==> flow/design.v <==
module cpu #(  
	parameter ADDR_W = 12,
	parameter INST_W = 32,
	parameter DATA_W = 11
)(
    input                   i_clk,
    input                   i_rst_n,
    input                   i_i_valid_inst,  
    input  [ INST_W-1 : 0 ] i_i_inst,        
    input                   i_d_valid_data,  
    input  [ DATA_W-1 : 0 ] i_d_data,        
    output                  o_i_valid_addr,  
    output [ ADDR_W-1 : 0 ] o_i_addr,        
    output [ DATA_W-1 : 0 ] o_d_w_data,      
    output [ ADDR_W-1 : 0 ] o_d_w_addr,      
    output [ ADDR_W-1 : 0 ] o_d_r_addr,      
    output                  o_d_MemRead,     
    output                  o_d_MemWrite,    
    output                  o_finish
);
localparam ALU_ADD = 3'd0, ALU_SUB = 3'd1, ALU_XOR = 3'd2, ALU_OR = 3'd3,
           ALU_AND = 3'd4, ALU_SLL = 3'd5, ALU_SRL = 3'd6;
integer i;
reg  [ADDR_W-1:0] pc_r;
reg               o_i_valid_addr_r;
reg               branch_r;           
reg               stall_r;            
reg  [INST_W-1:0] hold_inst_r;
reg               done_r, done2_r, o_finish_r;
reg               rd_write_id_r, mem_read_id_r, mem_write_id_r, alu_src_id_r;
reg  [2:0]        alu_ctr_r;
reg  [4:0]        rs1_id_r, rs2_id_r, rd_id_r;
reg  [DATA_W-1:0] rs1_value_r, rs2_value_r;
reg  [ADDR_W-1:0] imm_r;
reg               rd_write_ex_r, mem_read_ex_r;
reg  [4:0]        rd_ex_r;
reg  [DATA_W-1:0] alu_out_r;
reg  [ADDR_W-1:0] o_d_addr_r;
reg  [DATA_W-1:0] o_d_data_r;
reg               o_d_MemRead_r, o_d_MemWrite_r;
reg               rd_write_mem_r, mem_read_mem_r;
reg  [4:0]        rd_mem_r;
reg  [DATA_W-1:0] alu_out_mem_r;
reg  [DATA_W-1:0] reg_file_r [1:31];
assign o_i_valid_addr = o_i_valid_addr_r;
assign o_i_addr       = pc_r;
assign o_d_w_addr     = o_d_addr_r;
assign o_d_r_addr     = o_d_addr_r;
assign o_d_w_data     = o_d_data_r;
assign o_d_MemRead    = o_d_MemRead_r;
assign o_d_MemWrite   = o_d_MemWrite_r;
assign o_finish       = o_finish_r;
wire [DATA_W-1:0] write_back_data = mem_read_mem_r ? i_d_data : alu_out_mem_r;
wire [INST_W-1:0] inst     = stall_r ? hold_inst_r : i_i_inst;
wire              id_valid = (stall_r | (i_i_valid_inst & ~branch_r)) & ~done_r;
wire [6:0] opcode = inst[6:0];
wire [4:0] rd     = inst[11:7];
wire [2:0] func_3 = inst[14:12];
wire [4:0] rs1    = inst[19:15];
wire [4:0] rs2    = inst[24:20];
wire [6:0] func_7 = inst[31:25];
wire [ADDR_W-1:0] imm_i = inst[31:20];
wire [ADDR_W-1:0] imm_s = {inst[31:25], inst[11:7]};
wire [ADDR_W-1:0] bta   = {inst[7], inst[30:25], inst[11:8], 1'b0};
wire op_ld  = (opcode == 7'b0000011);
wire op_sd  = (opcode == 7'b0100011);
wire op_br  = (opcode == 7'b1100011) && (func_3[2:1] == 2'b00);
wire op_imm = (opcode == 7'b0010011) && (func_3 != 3'b010) && (func_3 != 3'b011);
wire op_r   = (opcode == 7'b0110011) &&
              ((func_7 == 7'b0100000) ||
               ((func_7 == 7'b0000000) && (func_3 != 3'b001) && (func_3 != 3'b010) &&
                (func_3 != 3'b011) && (func_3 != 3'b101)));
wire op_eof = &inst;
wire use_rs1 = op_ld | op_sd | op_br | op_imm | op_r;
wire use_rs2 = op_sd | op_br | op_r;
wire wr_rd   = (op_ld | op_imm | op_r) && (rd != 5'd0);
reg [2:0] alu_ctr_w;
always @(*) begin
    alu_ctr_w = ALU_ADD;
    if (op_r && func_7[5]) alu_ctr_w = ALU_SUB;
    else if (op_r || op_imm) begin
        case (func_3)
            3'b100:  alu_ctr_w = ALU_XOR;
            3'b110:  alu_ctr_w = ALU_OR;
            3'b111:  alu_ctr_w = ALU_AND;
            3'b001:  alu_ctr_w = ALU_SLL;
            3'b101:  alu_ctr_w = ALU_SRL;
            default: alu_ctr_w = ALU_ADD;
        endcase
    end
end
reg [DATA_W-1:0] rs1_value, rs2_value;
always @(*) begin
    if (rs1 == 5'd0)                               rs1_value = 0;
    else if (rd_write_ex_r && !mem_read_ex_r && rd_ex_r == rs1) rs1_value = alu_out_r;
    else if (rd_write_mem_r && rd_mem_r == rs1)    rs1_value = write_back_data;
    else                                           rs1_value = reg_file_r[rs1];
    if (rs2 == 5'd0)                               rs2_value = 0;
    else if (rd_write_ex_r && !mem_read_ex_r && rd_ex_r == rs2) rs2_value = alu_out_r;
    else if (rd_write_mem_r && rd_mem_r == rs2)    rs2_value = write_back_data;
    else                                           rs2_value = reg_file_r[rs2];
end
wire hit_id1  = use_rs1 && (rs1 != 5'd0) && (rs1 == rd_id_r);
wire hit_id2  = use_rs2 && (rs2 != 5'd0) && (rs2 == rd_id_r);
wire hit_ex1  = use_rs1 && (rs1 != 5'd0) && (rs1 == rd_ex_r);
wire hit_ex2  = use_rs2 && (rs2 != 5'd0) && (rs2 == rd_ex_r);
wire stall_w  = id_valid && (
                  (rd_write_id_r && mem_read_id_r && (hit_id1 || hit_id2)) ||       
                  (op_br && rd_write_id_r && (hit_id1 || hit_id2)) ||               
                  (op_br && rd_write_ex_r && mem_read_ex_r && (hit_ex1 || hit_ex2)));  
wire issue    = id_valid && !stall_w;
wire br_taken = issue && op_br && ((rs1_value == rs2_value) ^ func_3[0]);
wire [ADDR_W-1:0] id_pc = pc_r - 4;
reg [DATA_W-1:0] alu_in_1, alu_in_2;
always @(*) begin
    if (rd_write_ex_r && rd_ex_r == rs1_id_r)         alu_in_1 = alu_out_r;
    else if (rd_write_mem_r && rd_mem_r == rs1_id_r)  alu_in_1 = write_back_data;
    else                                              alu_in_1 = rs1_value_r;
    if (rd_write_ex_r && rd_ex_r == rs2_id_r)         alu_in_2 = alu_out_r;
    else if (rd_write_mem_r && rd_mem_r == rs2_id_r)  alu_in_2 = write_back_data;
    else                                              alu_in_2 = rs2_value_r;
end
wire [ADDR_W-1:0] opb  = alu_src_id_r ? imm_r : {alu_in_2[DATA_W-1], alu_in_2};
wire [ADDR_W-1:0] sum  = {alu_in_1[DATA_W-1], alu_in_1} + opb;
reg  [DATA_W-1:0] alu_out_w;
always @(*) begin
    case (alu_ctr_r)
        ALU_SUB: alu_out_w = alu_in_1 - alu_in_2;
        ALU_XOR: alu_out_w = alu_in_1 ^ opb[DATA_W-1:0];
        ALU_OR:  alu_out_w = alu_in_1 | opb[DATA_W-1:0];
        ALU_AND: alu_out_w = alu_in_1 & opb[DATA_W-1:0];
        ALU_SLL: alu_out_w = alu_in_1 << opb[4:0];
        ALU_SRL: alu_out_w = alu_in_1 >> opb[4:0];
        default: alu_out_w = sum[DATA_W-1:0];
    endcase
end
always @(posedge i_clk or negedge i_rst_n) begin
    if (~i_rst_n) begin
        pc_r             <= 0;
        o_i_valid_addr_r <= 0;
        branch_r         <= 0;
        stall_r          <= 0;
        hold_inst_r      <= 0;
        done_r           <= 0;
        done2_r          <= 0;
        o_finish_r       <= 0;
        rd_write_id_r    <= 0;
        mem_read_id_r    <= 0;
        mem_write_id_r   <= 0;
        alu_src_id_r     <= 0;
        alu_ctr_r        <= 0;
        rs1_id_r         <= 0;
        rs2_id_r         <= 0;
        rd_id_r          <= 0;
        rs1_value_r      <= 0;
        rs2_value_r      <= 0;
        imm_r            <= 0;
        rd_write_ex_r    <= 0;
        mem_read_ex_r    <= 0;
        rd_ex_r          <= 0;
        alu_out_r        <= 0;
        o_d_addr_r       <= 0;
        o_d_data_r       <= 0;
        o_d_MemRead_r    <= 0;
        o_d_MemWrite_r   <= 0;
        rd_write_mem_r   <= 0;
        mem_read_mem_r   <= 0;
        rd_mem_r         <= 0;
        alu_out_mem_r    <= 0;
        for (i = 1; i < 32; i = i + 1)
            reg_file_r[i] <= 0;
    end else begin
        o_i_valid_addr_r <= 1'b1;
        if (br_taken)
            pc_r <= id_pc + bta;
        else if (o_i_valid_addr_r && !stall_w)
            pc_r <= pc_r + 4;
        branch_r    <= br_taken;
        stall_r     <= stall_w;
        hold_inst_r <= inst;
        if (issue && op_eof) done_r <= 1'b1;
        done2_r    <= done_r;
        o_finish_r <= done2_r;
        rd_write_id_r  <= issue && wr_rd;
        mem_read_id_r  <= issue && op_ld;
        mem_write_id_r <= issue && op_sd;
        alu_src_id_r   <= !op_r;
        alu_ctr_r      <= alu_ctr_w;
        rs1_id_r       <= use_rs1 ? rs1 : 5'd0;
        rs2_id_r       <= use_rs2 ? rs2 : 5'd0;
        rd_id_r        <= wr_rd ? rd : 5'd0;
        rs1_value_r    <= rs1_value;
        rs2_value_r    <= rs2_value;
        imm_r          <= op_sd ? imm_s : imm_i;
        rd_write_ex_r  <= rd_write_id_r;
        mem_read_ex_r  <= mem_read_id_r;
        rd_ex_r        <= rd_id_r;
        alu_out_r      <= alu_out_w;
        o_d_addr_r     <= sum;
        o_d_data_r     <= alu_in_2;
        o_d_MemRead_r  <= mem_read_id_r;
        o_d_MemWrite_r <= mem_write_id_r;
        rd_write_mem_r <= rd_write_ex_r;
        mem_read_mem_r <= mem_read_ex_r;
        rd_mem_r       <= rd_ex_r;
        alu_out_mem_r  <= alu_out_r;
        if (rd_write_mem_r)
            reg_file_r[rd_mem_r] <= write_back_data;
    end
end
endmodule
* Tool chain data of cpu
The steps from the RTL of cpu to its reports follow in flow order.
Line numbers count from 1 in the design file above.
Operators: Yosys type, input widths -> output width; for muxes data width and select width s.
Library cell names are shortened.
Not given: -
- Design top :: cpu
- Clock input :: i_clk
- Standard-cell library :: sky130hd
- Library corner :: tt_025C_1v80

* After elaboration
Source: Yosys, flattened and elaborated. Widths are those after wreduce. Registers that Yosys merges into a memory's read port (data or address) are not register bits. Print and check cells do not count.
- Flip-flop bits (word level) :: 507
- Latch bits :: 0
- Memory bits (writable) :: 0
- ROM bits :: 0
- Word width x clocked read ports :: 0
- Memories :: 0
- Input bits :: 47
- Output and inout port bits :: 51
- Word-level cells :: 327
- $add $sub $neg :: 5
- Multipliers :: 0
- Div/mod/pow operators :: 0
- Order comparisons :: 0
- Equality and inequality tests :: 127
- Shift-type cells :: 2
- Muxes and demuxes :: 25
- Bitwise gates (word level) :: 17
- Reduce/logical cells :: 90
** Operators with widths (count)
- $pmux 11 s31 :: 2
- $eq 5x5->1 const B :: 48
- $mux 11 :: 11
- $eq 5x4->1 const B :: 24
- $pmux 11 s6 :: 1
- $reduce_and 2->1 :: 31
- $eq 5x3->1 const B :: 12
- $eq 5x5->1 :: 12
- $logic_and 1x1->1 :: 41
- $mux 12 :: 3
- $reduce_and 32->1 :: 1
- $mux 32 :: 1
- $eq 5x2->1 const B :: 6
- $add 12x12->12 :: 2
- $eq 3x3->1 const B :: 7
- $eq 7x6->1 const B :: 3
- $mux 5 :: 4
- $eq 5x1->1 const B :: 3
- $reduce_bool 5->1 :: 3
- $pmux 3 s5 :: 1
- $add 12x3->12 const B :: 1
- $sub 12x3->12 const B :: 1
- $sub 11x11->11 :: 1
- $eq 11x11->1 :: 1
- $and 11x11->11 :: 1
- $or 11x11->11 :: 1
- $xor 11x11->11 :: 1
- $shl 11x5->11 :: 1
Other operator kinds: 20; their cells: 42.

* Longest topological paths
Longest topological path by Yosys (ltp), each cell counted once; first at word level (registers and memories cut), then after technology mapping (sequential cells cut; the memories' decode and read muxes count).
- Word-level depth :: 21
- ABC_AREA :: 0
- Depth in mapped cells :: 25
- Depth with buffers taken out :: 22

* Synthesis result
Yosys stat after the flow's synthesis: flattened, memories mapped to cells. It holds for the ABC_AREA given above (unset counts as 0); a run with the other value may have another netlist.
- Cell count :: 3206
- Mapped area :: 0.0286375 sq mm
- Area of sequential cells :: 0.012562 sq mm
- Flip-flop cells :: 502
- Buffer cells :: 249
** Cells by type
- dfrtp_1 :: count 502, area in all 1.26E+04 sq um
- a21oi_1 :: count 286, area in all 1.43E+03 sq um
- nand2_1 :: count 335, area in all 1.26E+03 sq um
- nor2_1 :: count 333, area in all 1.25E+03 sq um
- o21ai_0 :: count 248, area in all 1241.19 sq um
- a22oi_1 :: count 128, area in all 960.922 sq um
- mux2i_1 :: count 71, area in all 710.682 sq um
- ha_1 :: count 53, area in all 663.136 sq um
- clkbuf_1 :: count 175, area in all 656.88 sq um
- xnor2_1 :: count 69, area in all 604.33 sq um
- nand3_1 :: count 97, area in all 485.466 sq um
- inv_1 :: count 115, area in all 431.664 sq um
- a22o_1 :: count 38, area in all 332.819 sq um
- a32oi_1 :: count 36, area in all 315.302 sq um
- mux2_2 :: count 28, area in all 315.302 sq um
- o22ai_1 :: count 50, area in all 312.8 sq um
- xor2_1 :: count 27, area in all 236.477 sq um
- a221oi_1 :: count 25, area in all 218.96 sq um
Other cell types: 87; their cells: 590.

* Path before layout
OpenSTA on the mapped netlist: ideal clock, no wires. The path of least setup slack (recovery checks aside). Input and output delay are each 20% of the period. Register names are those of the netlist, which keeps one name where synthesis merged equal registers.
- Kind :: input to register
- Start :: in i_d_data[0]
- End :: reg alu_out_r[10]
- Clock period :: 10.0 ns
- External input delay :: 2.000 ns
- Library setup time :: 0.082 ns
- Time at the first pin :: 2.000 ns
- Arrival time :: 5.720 ns
- Data required time :: 9.918 ns
- Path slack :: 4.198 ns
- Path delay :: 3.802 ns
- Stages :: 21
- Buffers on the path :: 2
- Synthesis period reached :: 5.802 ns
"path delay" is the arrival time less input delay plus setup time.
"stages" counts driving pins, that of a launching flip-flop among them; a cell with two outputs on the path counts twice.
"synthesis period reached" is the clock period less the worst setup slack; recovery checks do not enter. This is arithmetic on one report: input and output delays are still those of the set period (20% each).
The rows between start and end are the longest chain of elaborated cells between them; the timing report does not say that the signal goes this way. Where chains are equally long, one stands for them.
Each line given opens the expression or statement behind the cell; cells for indexed reads and writes are added by Yosys, which also makes memories of some case tables.
- Cells stage by stage :: mux2_2 -> mux2i_1 -> o21ai_0 -> mux2i_1 -> clkbuf_1 -> clkbuf_1 -> inv_1 -> ha_1 -> fa_1 -> a21oi_1 -> nor2_1 -> nor2_1 -> o21bai_1 -> a21oi_1 -> o21bai_1 -> a21oi_1 -> o21bai_1 -> a21oi_1 -> xnor2_1 -> nor2_1 -> a31oi_1
- Cells in the longest elaborated chain :: 6
- Elaborated cells on any way between the ends :: 11
- RTL lines with such cells :: 11
- Those cells by class :: add/sub: 2; shift: 2; mux: 7
** Ends and longest elaborated chain, post-synthesis
- from (decl) :: line 11 : input  [ DATA_W-1 : 0 ] i_d_data,
- $mux 11 :: line 53 : wire [DATA_W-1:0] write_back_data = mem_read_mem_r ? i_d_data : alu_out_mem_r;
- $mux 11 :: line 120 : else if (rd_write_mem_r && rd_mem_r == rs2_id_r)  alu_in_2 = write_back_data;
- $mux 11 :: line 119 : if (rd_write_ex_r && rd_ex_r == rs2_id_r)         alu_in_2 = alu_out_r;
- $mux 12 :: line 123 : wire [ADDR_W-1:0] opb  = alu_src_id_r ? imm_r : {alu_in_2[DATA_W-1], alu_in_2};
- $add 12x12->12 :: line 124 : wire [ADDR_W-1:0] sum  = {alu_in_1[DATA_W-1], alu_in_1} + opb;
- $pmux 11 s6 :: line 127 : case (alu_ctr_r)
- to (assign) :: line 161 : alu_out_r        <= 0;
- to (assign) :: line 198 : alu_out_r      <= alu_out_w;
- to (decl) :: line 37 : reg  [DATA_W-1:0] alu_out_r;
Some nets on the timed path still bear RTL names; the line given drives or declares the net.
** Nets with RTL names, path post-synthesis (line)
- alu_in_2[0] :: 119
- sum[10] :: 124

* Timing after layout
From the final timing report of entry A: the path of least setup slack in the routed layout; clock arrival at registers is part of the times.
- Kind :: register to register
- Start :: reg stall_r
- End :: reg pc_r[7]
- Clock period :: 4.77 ns
- Library setup time :: 0.08 ns
- Time at the first pin :: 0.68 ns
- Arrival time :: 5.74 ns
- Data required time :: 5.38 ns
- Path slack :: -0.37 ns
- Stages :: 20
- Buffers on the path :: 6
A register here has more assigning lines than the two given.
- Cells stage by stage :: dfrtp_4 -> buf_8 -> buf_4 -> nand4bb_1 -> a22oi_2 -> buf_12 -> nand2_1 -> o21ai_0 -> a221o_1 -> and4b_1 -> buf_4 -> o22ai_1 -> xnor2_1 -> nand3_2 -> nor3_4 -> buf_12 -> mux2i_4 -> buf_6 -> nor2_2 -> a21oi_2
- Elaborated cells on any way between the ends :: 144
- Those cells by class :: add/sub: 1; eq/ne: 81; mux: 11; logic: 9; reduce/logical: 42
** Ends and longest elaborated chain, after layout
- from (decl) :: line 27 : reg               stall_r;
- from (assign) :: line 142 : stall_r          <= 0;
- from (assign) :: line 179 : stall_r     <= stall_w;
- to (assign) :: line 175 : pc_r <= id_pc + bta;
- to (assign) :: line 177 : pc_r <= pc_r + 4;
- to (decl) :: line 24 : reg  [ADDR_W-1:0] pc_r;
No chain of elaborated cells between the ends is given.
Some nets on the timed path still bear RTL names; the line given drives or declares the net.
** Nets with RTL names, path after layout
- rs2_value[10] :: line 98 : if (rs2 == 5'd0)                               rs2_value = 0;

Ticket comment

Measured results for cpu: 2 stored runs of the Yosys and OpenROAD flow on sky130hd. The settings differ; the order carries no meaning. The constraints put input and output delay at 20% of the set period each and load the outputs with 0.01 pF.
"clock period achieved" is the run's clock period less its worst setup slack. It is reckoned from that one timing run; input and output delays stay at 20% of the period that was set.
"time used up by the worst setup path" is the time allowed to the run's worst setup path (the clock period less input and output delay, where it has them) less its slack. Clock arrival times count: a late capture clock shortens it, a late launch clock lengthens it.
"overall power": no workload was simulated; the value follows from the tool's default switching activity.

* Entry A
** Files
==> flow/run.sh <==
#!/bin/bash
# the make line also repeats the synthesis and layout settings of config.mk as NAME=value (left out here)
make -C /OpenROAD-flow-scripts/flow DESIGN_CONFIG=/design/flow/config.mk WORK_HOME=/design/flow/orfs CLKGATE_MAP_FILE= finish
==> flow/config.mk <==
export PLATFORM = sky130hd
export DESIGN_NAME = cpu
export DESIGN_NICKNAME = cpu
export VERILOG_FILES = /design/flow/design.v
export SDC_FILE = /design/flow/constraint.sdc
export NUM_CORES = 4
export LEC_CHECK = 0
export ABC_AREA = 0
export CAP_MARGIN = 5
export CELL_PAD_IN_SITES_DETAIL_PLACEMENT = 2
export CELL_PAD_IN_SITES_GLOBAL_PLACEMENT = 2
export CORE_MARGIN = 8
export CORE_UTILIZATION = 29
export CTS_CLUSTER_DIAMETER = 73
export GPL_ROUTABILITY_DRIVEN = 1
export GPL_TIMING_DRIVEN = 1
export MAX_ROUTING_LAYER = met5
export MIN_ROUTING_LAYER = met2
export PLACE_DENSITY_LB_ADDON = 0.22
export SETUP_SLACK_MARGIN = 0.2
export SLEW_MARGIN = 20
==> flow/constraint.sdc <==
create_clock -name core_clock -period 4.77 [get_ports {i_clk}]
set_input_delay 0.9540 -clock core_clock [delete_from_list [all_inputs] [get_ports {i_clk}]]
set_output_delay 0.9540 -clock core_clock [all_outputs]
set_load 0.01 [all_outputs]
** Results
- Clock period achieved :: 5.137 ns
- Standard-cell area of the final layout :: 0.0401197 sq mm
- Time used up by the worst setup path :: 5.14 ns
- Worst setup path type :: register to register
- Yosys chip area after synthesis :: 0.0286375 sq mm
- Worst setup slack after layout :: -0.367 ns
- Overall power :: 0.015414 W
- Overall die area :: 0.109062 sq mm
- Utilization :: 0.409

* Entry B
** Files
==> flow/run.sh <==
#!/bin/bash
# the make line also repeats the synthesis and layout settings of config.mk as NAME=value (left out here)
make -C /OpenROAD-flow-scripts/flow DESIGN_CONFIG=/design/flow/config.mk WORK_HOME=/design/flow/orfs CLKGATE_MAP_FILE= finish
==> flow/config.mk <==
export PLATFORM = sky130hd
export DESIGN_NAME = cpu
export DESIGN_NICKNAME = cpu
export VERILOG_FILES = /design/flow/design.v
export SDC_FILE = /design/flow/constraint.sdc
export NUM_CORES = 4
export LEC_CHECK = 0
export CAP_MARGIN = 20
export CORE_MARGIN = 2
export CORE_UTILIZATION = 40
export CTS_CLUSTER_DIAMETER = 255
export GPL_TIMING_DRIVEN = 0
export MIN_ROUTING_LAYER = met2
export SETUP_SLACK_MARGIN = -0.73
export SLEW_MARGIN = 20
==> flow/constraint.sdc <==
create_clock -name core_clock -period 10.0 [get_ports {i_clk}]
set_input_delay 2.0000 -clock core_clock [delete_from_list [all_inputs] [get_ports {i_clk}]]
set_output_delay 2.0000 -clock core_clock [all_outputs]
set_load 0.01 [all_outputs]
** Results
Did not finish, routing stopped with GRT-0116.
